==> flow/design.v <==
module chip_to_symbol 
(
input logic         i_clk,
input logic         i_rst_n,
input logic         i_stream,
input logic         i_stream_valid,
output logic [3:0]  o_symbol,
output logic        o_symbol_valid       
);
logic [4:0] r_bit_counter;
logic [31:0] r_received_chip;
logic [5:0] s_ones_counter[15:0];
logic	[31:0]	chip_values [15:0];  
initial 
begin
	chip_values[0] 		=  32'b11011001110000110101001000101110;
	chip_values[8] 		=  32'b11101101100111000011010100100010;
	chip_values[4] 		=  32'b00101110110110011100001101010010;
	chip_values[12] 	=  32'b00100010111011011001110000110101;
	chip_values[2] 		=  32'b01010010001011101101100111000011;
	chip_values[10] 	=  32'b00110101001000101110110110011100;
	chip_values[6] 		=  32'b11000011010100100010111011011001;
	chip_values[14] 	=  32'b10011100001101010010001011101101;
	chip_values[1] 		=  32'b10001100100101100000011101111011;
	chip_values[9] 		=  32'b10111000110010010110000001110111;
	chip_values[5] 		=  32'b01111011100011001001011000000111;
	chip_values[13] 	=  32'b01110111101110001100100101100000;
	chip_values[3]		=  32'b00000111011110111000110010010110;
	chip_values[11]		=  32'b01100000011101111011100011001001;
	chip_values[7] 		=  32'b10010110000001110111101110001100;
	chip_values[15] 	=  32'b11001001011000000111011110111000;
end
always_ff@(posedge i_clk , negedge i_rst_n)
begin
    if(!i_rst_n)
    begin
        r_bit_counter <= 'd0;
    end
    else if(r_bit_counter=='d31) 
    begin
        r_bit_counter <= 'd0;
    end
    else if(i_stream_valid)
    begin
        r_bit_counter <= r_bit_counter + 'd1;
    end
end
always_ff@(posedge i_clk , negedge i_rst_n)
begin
    if(!i_rst_n)
    begin
        r_received_chip <= 'd0;
		for(int i = 0 ; i<16 ; i++)
        begin
			s_ones_counter[i] <= 'd0;
		end
    end
	else if (r_bit_counter==31)
	begin
		for(int i = 0 ; i<16 ; i++)
        begin
			s_ones_counter[i] <= 'd0;
		end
	end
    else if(i_stream_valid)
    begin
        r_received_chip[r_bit_counter]<= i_stream;
        for(int i = 0 ; i<16 ; i++)
        begin
            s_ones_counter[i] <= s_ones_counter[i] + (i_stream ~^ chip_values[i][r_bit_counter]);
        end
    end    
end
	always@(*)
		begin
			if((s_ones_counter[0]>=s_ones_counter[1]) && (s_ones_counter[0]>=s_ones_counter[2]) && (s_ones_counter[0]>=s_ones_counter[3]) && (s_ones_counter[0]>=s_ones_counter[4]) && (s_ones_counter[0]>=s_ones_counter[5]) && (s_ones_counter[0]>=s_ones_counter[6]) && (s_ones_counter[0]>=s_ones_counter[7]) && (s_ones_counter[0]>=s_ones_counter[8]) && (s_ones_counter[0]>=s_ones_counter[9]) && (s_ones_counter[0]>=s_ones_counter[10]) && (s_ones_counter[0]>=s_ones_counter[11]) && (s_ones_counter[0]>=s_ones_counter[12]) && (s_ones_counter[0]>=s_ones_counter[13]) && (s_ones_counter[0]>=s_ones_counter[14]) && (s_ones_counter[0]>=s_ones_counter[15]) ) 
			begin
				o_symbol = 'd0;
			end
			else if((s_ones_counter[1]>=s_ones_counter[0]) && (s_ones_counter[1]>=s_ones_counter[2]) && (s_ones_counter[1]>=s_ones_counter[3]) && (s_ones_counter[1]>=s_ones_counter[4]) && (s_ones_counter[1]>=s_ones_counter[5]) && (s_ones_counter[1]>=s_ones_counter[6]) && (s_ones_counter[1]>=s_ones_counter[7]) && (s_ones_counter[1]>=s_ones_counter[8]) && (s_ones_counter[1]>=s_ones_counter[9]) && (s_ones_counter[1]>=s_ones_counter[10]) && (s_ones_counter[1]>=s_ones_counter[11]) && (s_ones_counter[1]>=s_ones_counter[12]) && (s_ones_counter[1]>=s_ones_counter[13]) && (s_ones_counter[1]>=s_ones_counter[14]) && (s_ones_counter[1]>=s_ones_counter[15]) ) 
			begin
				o_symbol = 'd1;
			end
			else if((s_ones_counter[2]>=s_ones_counter[0]) && (s_ones_counter[2]>=s_ones_counter[1]) && (s_ones_counter[2]>=s_ones_counter[3]) && (s_ones_counter[2]>=s_ones_counter[4]) && (s_ones_counter[2]>=s_ones_counter[5]) && (s_ones_counter[2]>=s_ones_counter[6]) && (s_ones_counter[2]>=s_ones_counter[7]) && (s_ones_counter[2]>=s_ones_counter[8]) && (s_ones_counter[2]>=s_ones_counter[9]) && (s_ones_counter[2]>=s_ones_counter[10]) && (s_ones_counter[2]>=s_ones_counter[11]) && (s_ones_counter[2]>=s_ones_counter[12]) && (s_ones_counter[2]>=s_ones_counter[13]) && (s_ones_counter[2]>=s_ones_counter[14]) && (s_ones_counter[2]>=s_ones_counter[15]) ) 
			begin
				o_symbol = 'd2;
			end
			else if((s_ones_counter[3]>=s_ones_counter[0]) && (s_ones_counter[3]>=s_ones_counter[1]) && (s_ones_counter[3]>=s_ones_counter[2]) && (s_ones_counter[3]>=s_ones_counter[4]) && (s_ones_counter[3]>=s_ones_counter[5]) && (s_ones_counter[3]>=s_ones_counter[6]) && (s_ones_counter[3]>=s_ones_counter[7]) && (s_ones_counter[3]>=s_ones_counter[8]) && (s_ones_counter[3]>=s_ones_counter[9]) && (s_ones_counter[3]>=s_ones_counter[10]) && (s_ones_counter[3]>=s_ones_counter[11]) && (s_ones_counter[3]>=s_ones_counter[12]) && (s_ones_counter[3]>=s_ones_counter[13]) && (s_ones_counter[3]>=s_ones_counter[14]) && (s_ones_counter[3]>=s_ones_counter[15]) ) 
			begin
				o_symbol = 'd3;
			end
			else if((s_ones_counter[4]>=s_ones_counter[0]) && (s_ones_counter[4]>=s_ones_counter[1]) && (s_ones_counter[4]>=s_ones_counter[2]) && (s_ones_counter[4]>=s_ones_counter[3]) && (s_ones_counter[4]>=s_ones_counter[5]) && (s_ones_counter[4]>=s_ones_counter[6]) && (s_ones_counter[4]>=s_ones_counter[7]) && (s_ones_counter[4]>=s_ones_counter[8]) && (s_ones_counter[4]>=s_ones_counter[9]) && (s_ones_counter[4]>=s_ones_counter[10]) && (s_ones_counter[4]>=s_ones_counter[11]) && (s_ones_counter[4]>=s_ones_counter[12]) && (s_ones_counter[4]>=s_ones_counter[13]) && (s_ones_counter[4]>=s_ones_counter[14]) && (s_ones_counter[4]>=s_ones_counter[15]) ) 
			begin
				o_symbol = 'd4;
			end
			else if((s_ones_counter[5]>=s_ones_counter[0]) && (s_ones_counter[5]>=s_ones_counter[1]) && (s_ones_counter[5]>=s_ones_counter[2]) && (s_ones_counter[5]>=s_ones_counter[3]) && (s_ones_counter[5]>=s_ones_counter[4]) && (s_ones_counter[5]>=s_ones_counter[6]) && (s_ones_counter[5]>=s_ones_counter[7]) && (s_ones_counter[5]>=s_ones_counter[8]) && (s_ones_counter[5]>=s_ones_counter[9]) && (s_ones_counter[5]>=s_ones_counter[10]) && (s_ones_counter[5]>=s_ones_counter[11]) && (s_ones_counter[5]>=s_ones_counter[12]) && (s_ones_counter[5]>=s_ones_counter[13]) && (s_ones_counter[5]>=s_ones_counter[14]) && (s_ones_counter[5]>=s_ones_counter[15]) ) 
			begin
				o_symbol = 'd5;
			end
			else if((s_ones_counter[6]>=s_ones_counter[0]) && (s_ones_counter[6]>=s_ones_counter[1]) && (s_ones_counter[6]>=s_ones_counter[2]) && (s_ones_counter[6]>=s_ones_counter[3]) && (s_ones_counter[6]>=s_ones_counter[4]) && (s_ones_counter[6]>=s_ones_counter[5]) && (s_ones_counter[6]>=s_ones_counter[7]) && (s_ones_counter[6]>=s_ones_counter[8]) && (s_ones_counter[6]>=s_ones_counter[9]) && (s_ones_counter[6]>=s_ones_counter[10]) && (s_ones_counter[6]>=s_ones_counter[11]) && (s_ones_counter[6]>=s_ones_counter[12]) && (s_ones_counter[6]>=s_ones_counter[13]) && (s_ones_counter[6]>=s_ones_counter[14]) && (s_ones_counter[6]>=s_ones_counter[15]) ) 
			begin
				o_symbol = 'd6;
			end
			else if((s_ones_counter[7]>=s_ones_counter[0]) && (s_ones_counter[7]>=s_ones_counter[1]) && (s_ones_counter[7]>=s_ones_counter[2]) && (s_ones_counter[7]>=s_ones_counter[3]) && (s_ones_counter[7]>=s_ones_counter[4]) && (s_ones_counter[7]>=s_ones_counter[5]) && (s_ones_counter[7]>=s_ones_counter[6]) && (s_ones_counter[7]>=s_ones_counter[8]) && (s_ones_counter[7]>=s_ones_counter[9]) && (s_ones_counter[7]>=s_ones_counter[10]) && (s_ones_counter[7]>=s_ones_counter[11]) && (s_ones_counter[7]>=s_ones_counter[12]) && (s_ones_counter[7]>=s_ones_counter[13]) && (s_ones_counter[7]>=s_ones_counter[14]) && (s_ones_counter[7]>=s_ones_counter[15]) ) 
			begin
				o_symbol = 'd7;
			end
			else if((s_ones_counter[8]>=s_ones_counter[0]) && (s_ones_counter[8]>=s_ones_counter[1]) && (s_ones_counter[8]>=s_ones_counter[2]) && (s_ones_counter[8]>=s_ones_counter[3]) && (s_ones_counter[8]>=s_ones_counter[4]) && (s_ones_counter[8]>=s_ones_counter[5]) && (s_ones_counter[8]>=s_ones_counter[6]) && (s_ones_counter[8]>=s_ones_counter[7]) && (s_ones_counter[8]>=s_ones_counter[9]) && (s_ones_counter[8]>=s_ones_counter[10]) && (s_ones_counter[8]>=s_ones_counter[11]) && (s_ones_counter[8]>=s_ones_counter[12]) && (s_ones_counter[8]>=s_ones_counter[13]) && (s_ones_counter[8]>=s_ones_counter[14]) && (s_ones_counter[8]>=s_ones_counter[15]) ) 
			begin
				o_symbol = 'd8;
			end
			else if((s_ones_counter[9]>=s_ones_counter[0]) && (s_ones_counter[9]>=s_ones_counter[1]) && (s_ones_counter[9]>=s_ones_counter[2]) && (s_ones_counter[9]>=s_ones_counter[3]) && (s_ones_counter[9]>=s_ones_counter[4]) && (s_ones_counter[9]>=s_ones_counter[5]) && (s_ones_counter[9]>=s_ones_counter[6]) && (s_ones_counter[9]>=s_ones_counter[7]) && (s_ones_counter[9]>=s_ones_counter[8]) && (s_ones_counter[9]>=s_ones_counter[10]) && (s_ones_counter[9]>=s_ones_counter[11]) && (s_ones_counter[9]>=s_ones_counter[12]) && (s_ones_counter[9]>=s_ones_counter[13]) && (s_ones_counter[9]>=s_ones_counter[14]) && (s_ones_counter[9]>=s_ones_counter[15]) ) 
			begin
				o_symbol = 'd9;
			end
			else if((s_ones_counter[10]>=s_ones_counter[0]) && (s_ones_counter[10]>=s_ones_counter[1]) && (s_ones_counter[10]>=s_ones_counter[2]) && (s_ones_counter[10]>=s_ones_counter[3]) && (s_ones_counter[10]>=s_ones_counter[4]) && (s_ones_counter[10]>=s_ones_counter[5]) && (s_ones_counter[10]>=s_ones_counter[6]) && (s_ones_counter[10]>=s_ones_counter[7]) && (s_ones_counter[10]>=s_ones_counter[8]) && (s_ones_counter[10]>=s_ones_counter[9]) && (s_ones_counter[10]>=s_ones_counter[11]) && (s_ones_counter[10]>=s_ones_counter[12]) && (s_ones_counter[10]>=s_ones_counter[13]) && (s_ones_counter[10]>=s_ones_counter[14]) && (s_ones_counter[10]>=s_ones_counter[15]) ) 
			begin
				o_symbol = 'd10;
			end
			else if((s_ones_counter[11]>=s_ones_counter[0]) && (s_ones_counter[11]>=s_ones_counter[1]) && (s_ones_counter[11]>=s_ones_counter[2]) && (s_ones_counter[11]>=s_ones_counter[3]) && (s_ones_counter[11]>=s_ones_counter[4]) && (s_ones_counter[11]>=s_ones_counter[5]) && (s_ones_counter[11]>=s_ones_counter[6]) && (s_ones_counter[11]>=s_ones_counter[7]) && (s_ones_counter[11]>=s_ones_counter[8]) && (s_ones_counter[11]>=s_ones_counter[9]) && (s_ones_counter[11]>=s_ones_counter[10]) && (s_ones_counter[11]>=s_ones_counter[12]) && (s_ones_counter[11]>=s_ones_counter[13]) && (s_ones_counter[11]>=s_ones_counter[14]) && (s_ones_counter[11]>=s_ones_counter[15]) ) 
			begin
				o_symbol = 'd11;
			end
			else if((s_ones_counter[12]>=s_ones_counter[0]) && (s_ones_counter[12]>=s_ones_counter[1]) && (s_ones_counter[12]>=s_ones_counter[2]) && (s_ones_counter[12]>=s_ones_counter[3]) && (s_ones_counter[12]>=s_ones_counter[4]) && (s_ones_counter[12]>=s_ones_counter[5]) && (s_ones_counter[12]>=s_ones_counter[6]) && (s_ones_counter[12]>=s_ones_counter[7]) && (s_ones_counter[12]>=s_ones_counter[8]) && (s_ones_counter[12]>=s_ones_counter[9]) && (s_ones_counter[12]>=s_ones_counter[10]) && (s_ones_counter[12]>=s_ones_counter[11]) && (s_ones_counter[12]>=s_ones_counter[13]) && (s_ones_counter[12]>=s_ones_counter[14]) && (s_ones_counter[12]>=s_ones_counter[15]) ) 
			begin
				o_symbol = 'd12;
			end
			else if((s_ones_counter[13]>=s_ones_counter[0]) && (s_ones_counter[13]>=s_ones_counter[1]) && (s_ones_counter[13]>=s_ones_counter[2]) && (s_ones_counter[13]>=s_ones_counter[3]) && (s_ones_counter[13]>=s_ones_counter[4]) && (s_ones_counter[13]>=s_ones_counter[5]) && (s_ones_counter[13]>=s_ones_counter[6]) && (s_ones_counter[13]>=s_ones_counter[7]) && (s_ones_counter[13]>=s_ones_counter[8]) && (s_ones_counter[13]>=s_ones_counter[9]) && (s_ones_counter[13]>=s_ones_counter[10]) && (s_ones_counter[13]>=s_ones_counter[11]) && (s_ones_counter[13]>=s_ones_counter[12]) && (s_ones_counter[13]>=s_ones_counter[15]) && (s_ones_counter[13]>=s_ones_counter[14]) ) 
			begin
				o_symbol = 'd13;
			end
			else if((s_ones_counter[14]>=s_ones_counter[0]) && (s_ones_counter[14]>=s_ones_counter[1]) && (s_ones_counter[14]>=s_ones_counter[2]) && (s_ones_counter[14]>=s_ones_counter[3]) && (s_ones_counter[14]>=s_ones_counter[4]) && (s_ones_counter[14]>=s_ones_counter[5]) && (s_ones_counter[14]>=s_ones_counter[6]) && (s_ones_counter[14]>=s_ones_counter[7]) && (s_ones_counter[14]>=s_ones_counter[8]) && (s_ones_counter[14]>=s_ones_counter[9]) && (s_ones_counter[14]>=s_ones_counter[10]) && (s_ones_counter[14]>=s_ones_counter[11]) && (s_ones_counter[14]>=s_ones_counter[12]) && (s_ones_counter[14]>=s_ones_counter[13]) && (s_ones_counter[14]>=s_ones_counter[15]) ) 
			begin
				o_symbol = 'd14;
			end
			else
				begin
				o_symbol = 'd15;
				end
			end
assign o_symbol_valid = (r_bit_counter==31);  
endmodule
## Reports on chip_to_symbol

What the tools print for chip_to_symbol, step after step.
Line numbers count from 1 in the design file above.
Library cell names are shortened.
A cell with n/a has no value.

| set-up | value |
|---|---|
| design top | chip_to_symbol |
| clock | i_clk |
| library | sky130hd |
| corner | tt_025C_1v80 |

## Word-level counts

Yosys after proc, flatten, opt, wreduce and memory -nomap, before mapping. Print and check cells are not counted. Equal cells are merged and count once.
Yosys's memory passes give these memory sizes; they may raise the number of words (mostly to a power of two), join words into wider ones and drop unused or constant bits.

| storage and ports | value |
|---|---|
| memory bits (read-only) | 512 |
| memories kept | 1 |
| flip-flop bits (word level) | 101 |
| output and inout port bits | 5 |
| word-level cells | 553 |
| bits of input ports | 4 |

| cells by class | value |
|---|---|
| muxes and demuxes | 49 |
| equal/unequal tests | 1 |
| add/sub/neg operators | 17 |
| bitwise operators | 16 |
| shifts and indexed selects | 16 |
| magnitude comparators | 225 |
| reduce/logical cells | 211 |

Memory list:

| name | depth | width | RTL line | text |
|---|---|---|---|---|
| chip_values | 2 | 256 | 13 | `logic [31:0] chip_values [15:0];` |

Operators with widths:

| cell | number |
|---|---|
| greater-or-equal comparator 6 bit | 225 |
| variable part select 32 x 5 -> 1 bit | 16 |
| logical AND 1 bit | 210 |
| 2-to-1 mux 6 bit | 32 |
| bitwise XNOR 1 x 1 -> 6 bit | 16 |
| adder 6 bit | 16 |
| 2-to-1 mux 4 bit | 8 |
| 2-to-1 mux 3 bit | 4 |
| 2-to-1 mux 5 bit | 2 |
| adder 5 x 1 -> 5 bit (second input constant) | 1 |
| == test 5 bit (second input constant) | 1 |
| 2-to-1 mux 2 bit | 2 |
| nonzero test 2 bit | 1 |
| 2-to-1 mux 1 bit | 1 |

## Longest topological paths

Longest topological path by Yosys (ltp), each cell counted once; first at word level (registers and memories cut), then after technology mapping (sequential cells cut; the memories' decode and read muxes count).

| logic depth | value |
|---|---|
| depth after elaboration | 30 |
| ABC_AREA | 0 |
| depth in mapped cells | 16 |
| mapped depth without buffers | 15 |

## Synthesis result

Yosys stat after the flow's synthesis: flattened, memories mapped to cells. It holds for the ABC_AREA given above (unset counts as 0); a run with the other value may have another netlist.
The area totals of this step are shown rounded.

| mapped netlist | value |
|---|---|
| chip area (Yosys) | 0.024 mm^2 |
| mapped flip-flops | 101 |
| standard cells after synthesis | 2887 |
| buffers | 33 |
| sequential area | 0.0025 mm^2 |

Cell types:

| type | number | area in all (um^2) |
|---|---|---|
| ha_1 | 761 | 9.52E+03 |
| dfrtp_1 | 101 | 2.53E+03 |
| a21oi_1 | 285 | 1.43E+03 |
| o21ai_0 | 164 | 820.787 |
| nor2_1 | 189 | 709.43 |
| inv_1 | 178 | 668.141 |
| nand2_1 | 172 | 645.619 |
| xnor2_1 | 70 | 613.088 |
| nor2b_1 | 93 | 581.808 |
| nand2b_1 | 86 | 538.016 |
| o21a_1 | 70 | 525.504 |
| and4_1 | 59 | 516.746 |
| a21o_1 | 59 | 442.925 |
| a32oi_1 | 50 | 437.92 |
| nand4_1 | 69 | 431.664 |
| mux2i_1 | 35 | 350.336 |
| nor3_1 | 59 | 295.283 |
| a211oi_1 | 39 | 292.781 |

Not listed: further types 54, cells in them 348.

## Worst setup path after synthesis

Source: OpenSTA report_checks on the synthesized netlist (no wires, ideal clock, input and output delay 20% of the period each), path of least setup slack; recovery checks are left aside. Register names are those of the netlist, which keeps one name where synthesis merged equal registers.

| timing post-synthesis | value |
|---|---|
| path type | flip-flop to output port |
| start | register s_ones_counter[9][3] |
| end | output o_symbol[1] |
| path delay | 2.799 ns |
| period | 10.0 ns |
| arrival | 2.799 ns |
| path buffers | 0 |
| path slack | 5.201 ns |
| driving pins on the path | 12 |
| time at the first pin | 0.000 ns |
| required time | 8.000 ns |
| external output delay | 2.000 ns |
| period reached after synthesis | 4.799 ns |

"path delay" = arrival - input delay + setup time.
At an output port there is no setup time.
"driving pins on the path" counts driving pins, that of a launching flip-flop among them; a cell with two outputs on the path counts twice.
"period reached after synthesis" is the clock period less the worst setup slack; recovery checks do not enter. This is arithmetic on one report: input and output delays are still those of the set period (20% each).
The rows between start and end are the longest chain of elaborated cells between them; the timing report does not say that the signal goes this way. Where chains are equally long, one stands for them.
Each line given opens the expression or statement behind the cell; cells for indexed reads and writes are added by Yosys, which also makes memories of some case tables.
A register here has more assigning lines than the two given.

| on the way, post-synthesis | value |
|---|---|
| cells stage by stage | dfrtp_1 inv_1 ha_1 a21oi_1 o21ai_1 o21bai_2 nand4_1 or4b_1 or4b_4 o211ai_2 a31oi_1 nor2_1 |
| cells in the longest elaborated chain | 25 |
| elaborated cells on any way between the ends | 143 |
| RTL lines with such cells | 14 |
| classes of those cells | 28 x compare; 14 x mux; 101 x reduce/logical |

Ends and longest elaborated chain, post-synthesis:

| element | RTL line | text |
|---|---|---|
| start, declared | 12 | `logic [5:0] s_ones_counter[15:0];` |
| start, assigned | 55 | `s_ones_counter[i] <= 'd0;` |
| start, assigned | 70 | `s_ones_counter[i] <= s_ones_counter[i] + (i_stream ~^ chip_values[i][r_bit_counter]);` |
| greater-or-equal comparator 6 bit | 112 | `else if((s_ones_counter[9]>=s_ones_counter[0]) && (s_ones_counter[9]>=s_ones_counter[1]) && (s_ones_counter[9] ...` |
| logical AND 1 bit (14 in a row) | 112 |  |
| 2-to-1 mux 3 bit | 112 |  |
| 2-to-1 mux 3 bit | 108 | `else if((s_ones_counter[8]>=s_ones_counter[0]) && (s_ones_counter[8]>=s_ones_counter[1]) && (s_ones_counter[8] ...` |
| 2-to-1 mux 4 bit | 104 | `else if((s_ones_counter[7]>=s_ones_counter[0]) && (s_ones_counter[7]>=s_ones_counter[1]) && (s_ones_counter[7] ...` |
| 2-to-1 mux 4 bit | 100 | `else if((s_ones_counter[6]>=s_ones_counter[0]) && (s_ones_counter[6]>=s_ones_counter[1]) && (s_ones_counter[6] ...` |
| 2-to-1 mux 4 bit | 96 | `else if((s_ones_counter[5]>=s_ones_counter[0]) && (s_ones_counter[5]>=s_ones_counter[1]) && (s_ones_counter[5] ...` |
| 2-to-1 mux 4 bit | 92 | `else if((s_ones_counter[4]>=s_ones_counter[0]) && (s_ones_counter[4]>=s_ones_counter[1]) && (s_ones_counter[4] ...` |
| 2-to-1 mux 4 bit | 88 | `else if((s_ones_counter[3]>=s_ones_counter[0]) && (s_ones_counter[3]>=s_ones_counter[1]) && (s_ones_counter[3] ...` |
| 2-to-1 mux 4 bit | 84 | `else if((s_ones_counter[2]>=s_ones_counter[0]) && (s_ones_counter[2]>=s_ones_counter[1]) && (s_ones_counter[2] ...` |
| 2-to-1 mux 4 bit | 80 | `else if((s_ones_counter[1]>=s_ones_counter[0]) && (s_ones_counter[1]>=s_ones_counter[2]) && (s_ones_counter[1] ...` |
| 2-to-1 mux 4 bit | 76 | `if((s_ones_counter[0]>=s_ones_counter[1]) && (s_ones_counter[0]>=s_ones_counter[2]) && (s_ones_counter[0]>=s_o ...` |
| end, declared | 7 | `output logic [3:0]  o_symbol,` |

## Worst path after layout

From the final timing report of flow run A: the path of least setup slack in the routed layout; clock arrival at registers is part of the times.

| timing post-layout | value |
|---|---|
| path type | flip-flop to output port |
| start | register s_ones_counter[11][3] |
| end | output o_symbol[1] |
| path slack | 0.51 ns |
| required time | 5.82 ns |
| external output delay | 1.45 ns |
| period | 7.27 ns |
| path buffers | 1 |
| driving pins on the path | 13 |
| time at the first pin | 0.41 ns |
| arrival | 5.30 ns |

The rows between start and end are the longest chain of elaborated cells between them; the timing report does not say that the signal goes this way. Where chains are equally long, one stands for them.
A register here has more assigning lines than the two given.

| on the way, post-layout | value |
|---|---|
| cells stage by stage | dfrtp_1 inv_1 ha_1 a21oi_1 o21ai_0 o22ai_1 o21ai_0 a2111oi_0 o311ai_0 o211ai_2 a31oi_1 nor2_1 clkdlybuf4s50_1 |
| cells in the longest elaborated chain | 27 |
| elaborated cells on any way between the ends | 119 |
| RTL lines with such cells | 14 |
| classes of those cells | 28 x compare; 14 x mux; 77 x reduce/logical |

Ends and longest elaborated chain, post-layout:

| element | RTL line | text |
|---|---|---|
| start, declared | 12 | `logic [5:0] s_ones_counter[15:0];` |
| start, assigned | 55 | `s_ones_counter[i] <= 'd0;` |
| start, assigned | 70 | `s_ones_counter[i] <= s_ones_counter[i] + (i_stream ~^ chip_values[i][r_bit_counter]);` |
| greater-or-equal comparator 6 bit | 120 | `else if((s_ones_counter[11]>=s_ones_counter[0]) && (s_ones_counter[11]>=s_ones_counter[1]) && (s_ones_counter[ ...` |
| logical AND 1 bit (14 in a row) | 120 |  |
| 2-to-1 mux 3 bit | 120 |  |
| 2-to-1 mux 3 bit | 116 | `else if((s_ones_counter[10]>=s_ones_counter[0]) && (s_ones_counter[10]>=s_ones_counter[1]) && (s_ones_counter[ ...` |
| 2-to-1 mux 3 bit | 112 | `else if((s_ones_counter[9]>=s_ones_counter[0]) && (s_ones_counter[9]>=s_ones_counter[1]) && (s_ones_counter[9] ...` |
| 2-to-1 mux 3 bit | 108 | `else if((s_ones_counter[8]>=s_ones_counter[0]) && (s_ones_counter[8]>=s_ones_counter[1]) && (s_ones_counter[8] ...` |
| 2-to-1 mux 4 bit | 104 | `else if((s_ones_counter[7]>=s_ones_counter[0]) && (s_ones_counter[7]>=s_ones_counter[1]) && (s_ones_counter[7] ...` |
| 2-to-1 mux 4 bit | 100 | `else if((s_ones_counter[6]>=s_ones_counter[0]) && (s_ones_counter[6]>=s_ones_counter[1]) && (s_ones_counter[6] ...` |
| 2-to-1 mux 4 bit | 96 | `else if((s_ones_counter[5]>=s_ones_counter[0]) && (s_ones_counter[5]>=s_ones_counter[1]) && (s_ones_counter[5] ...` |
| 2-to-1 mux 4 bit | 92 | `else if((s_ones_counter[4]>=s_ones_counter[0]) && (s_ones_counter[4]>=s_ones_counter[1]) && (s_ones_counter[4] ...` |
| 2-to-1 mux 4 bit | 88 | `else if((s_ones_counter[3]>=s_ones_counter[0]) && (s_ones_counter[3]>=s_ones_counter[1]) && (s_ones_counter[3] ...` |
| 2-to-1 mux 4 bit | 84 | `else if((s_ones_counter[2]>=s_ones_counter[0]) && (s_ones_counter[2]>=s_ones_counter[1]) && (s_ones_counter[2] ...` |
| 2-to-1 mux 4 bit | 80 | `else if((s_ones_counter[1]>=s_ones_counter[0]) && (s_ones_counter[1]>=s_ones_counter[2]) && (s_ones_counter[1] ...` |
| 2-to-1 mux 4 bit | 76 | `if((s_ones_counter[0]>=s_ones_counter[1]) && (s_ones_counter[0]>=s_ones_counter[2]) && (s_ones_counter[0]>=s_o ...` |
| end, declared | 7 | `output logic [3:0]  o_symbol,` |

Appendix: measured runs

Measured results for chip_to_symbol: 4 stored runs of the Yosys and OpenROAD flow on sky130hd. The settings differ; the order carries no meaning. The constraints put input and output delay at 20% of the set period each and load the outputs with 0.01 pF.
"achieved period" = clock period - worst setup slack. The figure is calculated, with input and output delays left at 20% of the set period.
"allowed time less slack (worst setup path)" = time allowed to the worst setup path (clock period - input delay - output delay, where it has them) - its slack; a late launch clock adds to it, a late capture clock takes from it.
Values from the reports are rounded here.

## Flow run A

==> flow/run.sh <==
#!/bin/bash
# the make line also repeats the synthesis and layout settings of config.mk as NAME=value (left out here)
make -C /OpenROAD-flow-scripts/flow DESIGN_CONFIG=/design/flow/config.mk WORK_HOME=/design/flow/orfs CLKGATE_MAP_FILE= finish
==> flow/config.mk <==
export PLATFORM = sky130hd
export DESIGN_NAME = chip_to_symbol
export DESIGN_NICKNAME = chip_to_symbol
export VERILOG_FILES = /design/flow/design.v
export SDC_FILE = /design/flow/constraint.sdc
export NUM_CORES = 4
export LEC_CHECK = 0
export CAP_MARGIN = 20
export CORE_MARGIN = 2
export CORE_UTILIZATION = 40
export SETUP_SLACK_MARGIN = -0.44
export SLEW_MARGIN = 20
==> flow/constraint.sdc <==
create_clock -name core_clock -period 7.27 [get_ports {i_clk}]
set_input_delay 1.4540 -clock core_clock [delete_from_list [all_inputs] [get_ports {i_clk}]]
set_output_delay 1.4540 -clock core_clock [all_outputs]
set_load 0.01 [all_outputs]

| result of flow run A | value |
|---|---|
| synthesized cell area | 0.024 mm^2 |
| standard-cell area after layout | 0.026 mm^2 |
| setup total negative slack | 0.000 ns |
| post-layout utilization | 43 % |
| die footprint | 0.062 mm^2 |
| smallest setup slack | 0.51 ns |
| allowed time less slack (worst setup path) | 5.30 ns |
| type of the worst setup path | flip-flop to output port |
| achieved period | 6.757 ns |

## Flow run B

==> flow/run.sh <==
#!/bin/bash
# the make line also repeats the synthesis and layout settings of config.mk as NAME=value (left out here)
make -C /OpenROAD-flow-scripts/flow DESIGN_CONFIG=/design/flow/config.mk WORK_HOME=/design/flow/orfs CLKGATE_MAP_FILE= finish
==> flow/config.mk <==
export PLATFORM = sky130hd
export DESIGN_NAME = chip_to_symbol
export DESIGN_NICKNAME = chip_to_symbol
export VERILOG_FILES = /design/flow/design.v
export SDC_FILE = /design/flow/constraint.sdc
export NUM_CORES = 4
export LEC_CHECK = 0
export ABC_AREA = 1
export CAP_MARGIN = 20
export CELL_PAD_IN_SITES_DETAIL_PLACEMENT = 1
export CELL_PAD_IN_SITES_GLOBAL_PLACEMENT = 0
export CORE_ASPECT_RATIO = 0.6
export CORE_MARGIN = 2
export CORE_UTILIZATION = 32
export CTS_CLUSTER_DIAMETER = 225
export GPL_ROUTABILITY_DRIVEN = 1
export GPL_TIMING_DRIVEN = 1
export MIN_ROUTING_LAYER = met2
export SLEW_MARGIN = 5
==> flow/constraint.sdc <==
create_clock -name core_clock -period 8.8 [get_ports {i_clk}]
set_input_delay 1.7600 -clock core_clock [delete_from_list [all_inputs] [get_ports {i_clk}]]
set_output_delay 1.7600 -clock core_clock [all_outputs]
set_load 0.01 [all_outputs]

| result of flow run B | value |
|---|---|
| synthesized cell area | 0.023 mm^2 |
| standard-cell area after layout | 0.025 mm^2 |
| setup total negative slack | 0.000 ns |
| post-layout utilization | 35 % |
| die footprint | 0.073 mm^2 |
| smallest setup slack | 0.98 ns |
| allowed time less slack (worst setup path) | 6.06 ns |
| type of the worst setup path | flip-flop to output port |
| achieved period | 7.816 ns |

## Flow run C

==> flow/run.sh <==
#!/bin/bash
# the make line also repeats the synthesis and layout settings of config.mk as NAME=value (left out here)
make -C /OpenROAD-flow-scripts/flow DESIGN_CONFIG=/design/flow/config.mk WORK_HOME=/design/flow/orfs CLKGATE_MAP_FILE= finish
==> flow/config.mk <==
export PLATFORM = sky130hd
export DESIGN_NAME = chip_to_symbol
export DESIGN_NICKNAME = chip_to_symbol
export VERILOG_FILES = /design/flow/design.v
export SDC_FILE = /design/flow/constraint.sdc
export NUM_CORES = 4
export LEC_CHECK = 0
export CAP_MARGIN = 20
export CELL_PAD_IN_SITES_GLOBAL_PLACEMENT = 1
export CORE_MARGIN = 2
export CORE_UTILIZATION = 56
export CTS_CLUSTER_DIAMETER = 392
export CTS_CLUSTER_SIZE = 79
export MIN_ROUTING_LAYER = met1
export PLACE_DENSITY_LB_ADDON = 0.19
export SETUP_SLACK_MARGIN = 0.94
export SLEW_MARGIN = 20
export TNS_END_PERCENT = 35
==> flow/constraint.sdc <==
create_clock -name core_clock -period 5.62 [get_ports {i_clk}]
set_input_delay 1.1240 -clock core_clock [delete_from_list [all_inputs] [get_ports {i_clk}]]
set_output_delay 1.1240 -clock core_clock [all_outputs]
set_load 0.01 [all_outputs]

| result of flow run C | value |
|---|---|
| synthesized cell area | 0.024 mm^2 |
| standard-cell area after layout | 0.028 mm^2 |
| setup total negative slack | 0.000 ns |
| post-layout utilization | 67 % |
| die footprint | 0.044 mm^2 |
| smallest setup slack | 0.82 ns |
| allowed time less slack (worst setup path) | 3.68 ns |
| type of the worst setup path | flip-flop to output port |
| achieved period | 4.799 ns |

## Flow run D

==> flow/run.sh <==
#!/bin/bash
# the make line also repeats the synthesis and layout settings of config.mk as NAME=value (left out here)
make -C /OpenROAD-flow-scripts/flow DESIGN_CONFIG=/design/flow/config.mk WORK_HOME=/design/flow/orfs CLKGATE_MAP_FILE= finish
==> flow/config.mk <==
export PLATFORM = sky130hd
export DESIGN_NAME = chip_to_symbol
export DESIGN_NICKNAME = chip_to_symbol
export VERILOG_FILES = /design/flow/design.v
export SDC_FILE = /design/flow/constraint.sdc
export NUM_CORES = 4
export LEC_CHECK = 0
export ABC_AREA = 1
export CAP_MARGIN = 20
export CELL_PAD_IN_SITES_DETAIL_PLACEMENT = 1
export CORE_ASPECT_RATIO = 1.57
export CORE_MARGIN = 9
export CORE_UTILIZATION = 27
export CTS_CLUSTER_DIAMETER = 288
export CTS_CLUSTER_SIZE = 58
export GPL_TIMING_DRIVEN = 0
export HOLD_SLACK_MARGIN = -0.08
export MAX_ROUTING_LAYER = met4
export MIN_ROUTING_LAYER = met2
export PLACE_DENSITY_LB_ADDON = 0.14
export SLEW_MARGIN = 20
export TNS_END_PERCENT = 70
==> flow/constraint.sdc <==
create_clock -name core_clock -period 8.15 [get_ports {i_clk}]
set_input_delay 1.6300 -clock core_clock [delete_from_list [all_inputs] [get_ports {i_clk}]]
set_output_delay 1.6300 -clock core_clock [all_outputs]
set_load 0.01 [all_outputs]

| result of flow run D | value |
|---|---|
| synthesized cell area | 0.023 mm^2 |
| standard-cell area after layout | 0.025 mm^2 |
| setup total negative slack | 0.000 ns |
| post-layout utilization | 30 % |
| die footprint | 0.095 mm^2 |
| smallest setup slack | 0.59 ns |
| allowed time less slack (worst setup path) | 5.93 ns |
| type of the worst setup path | flip-flop to output port |
| achieved period | 7.560 ns |
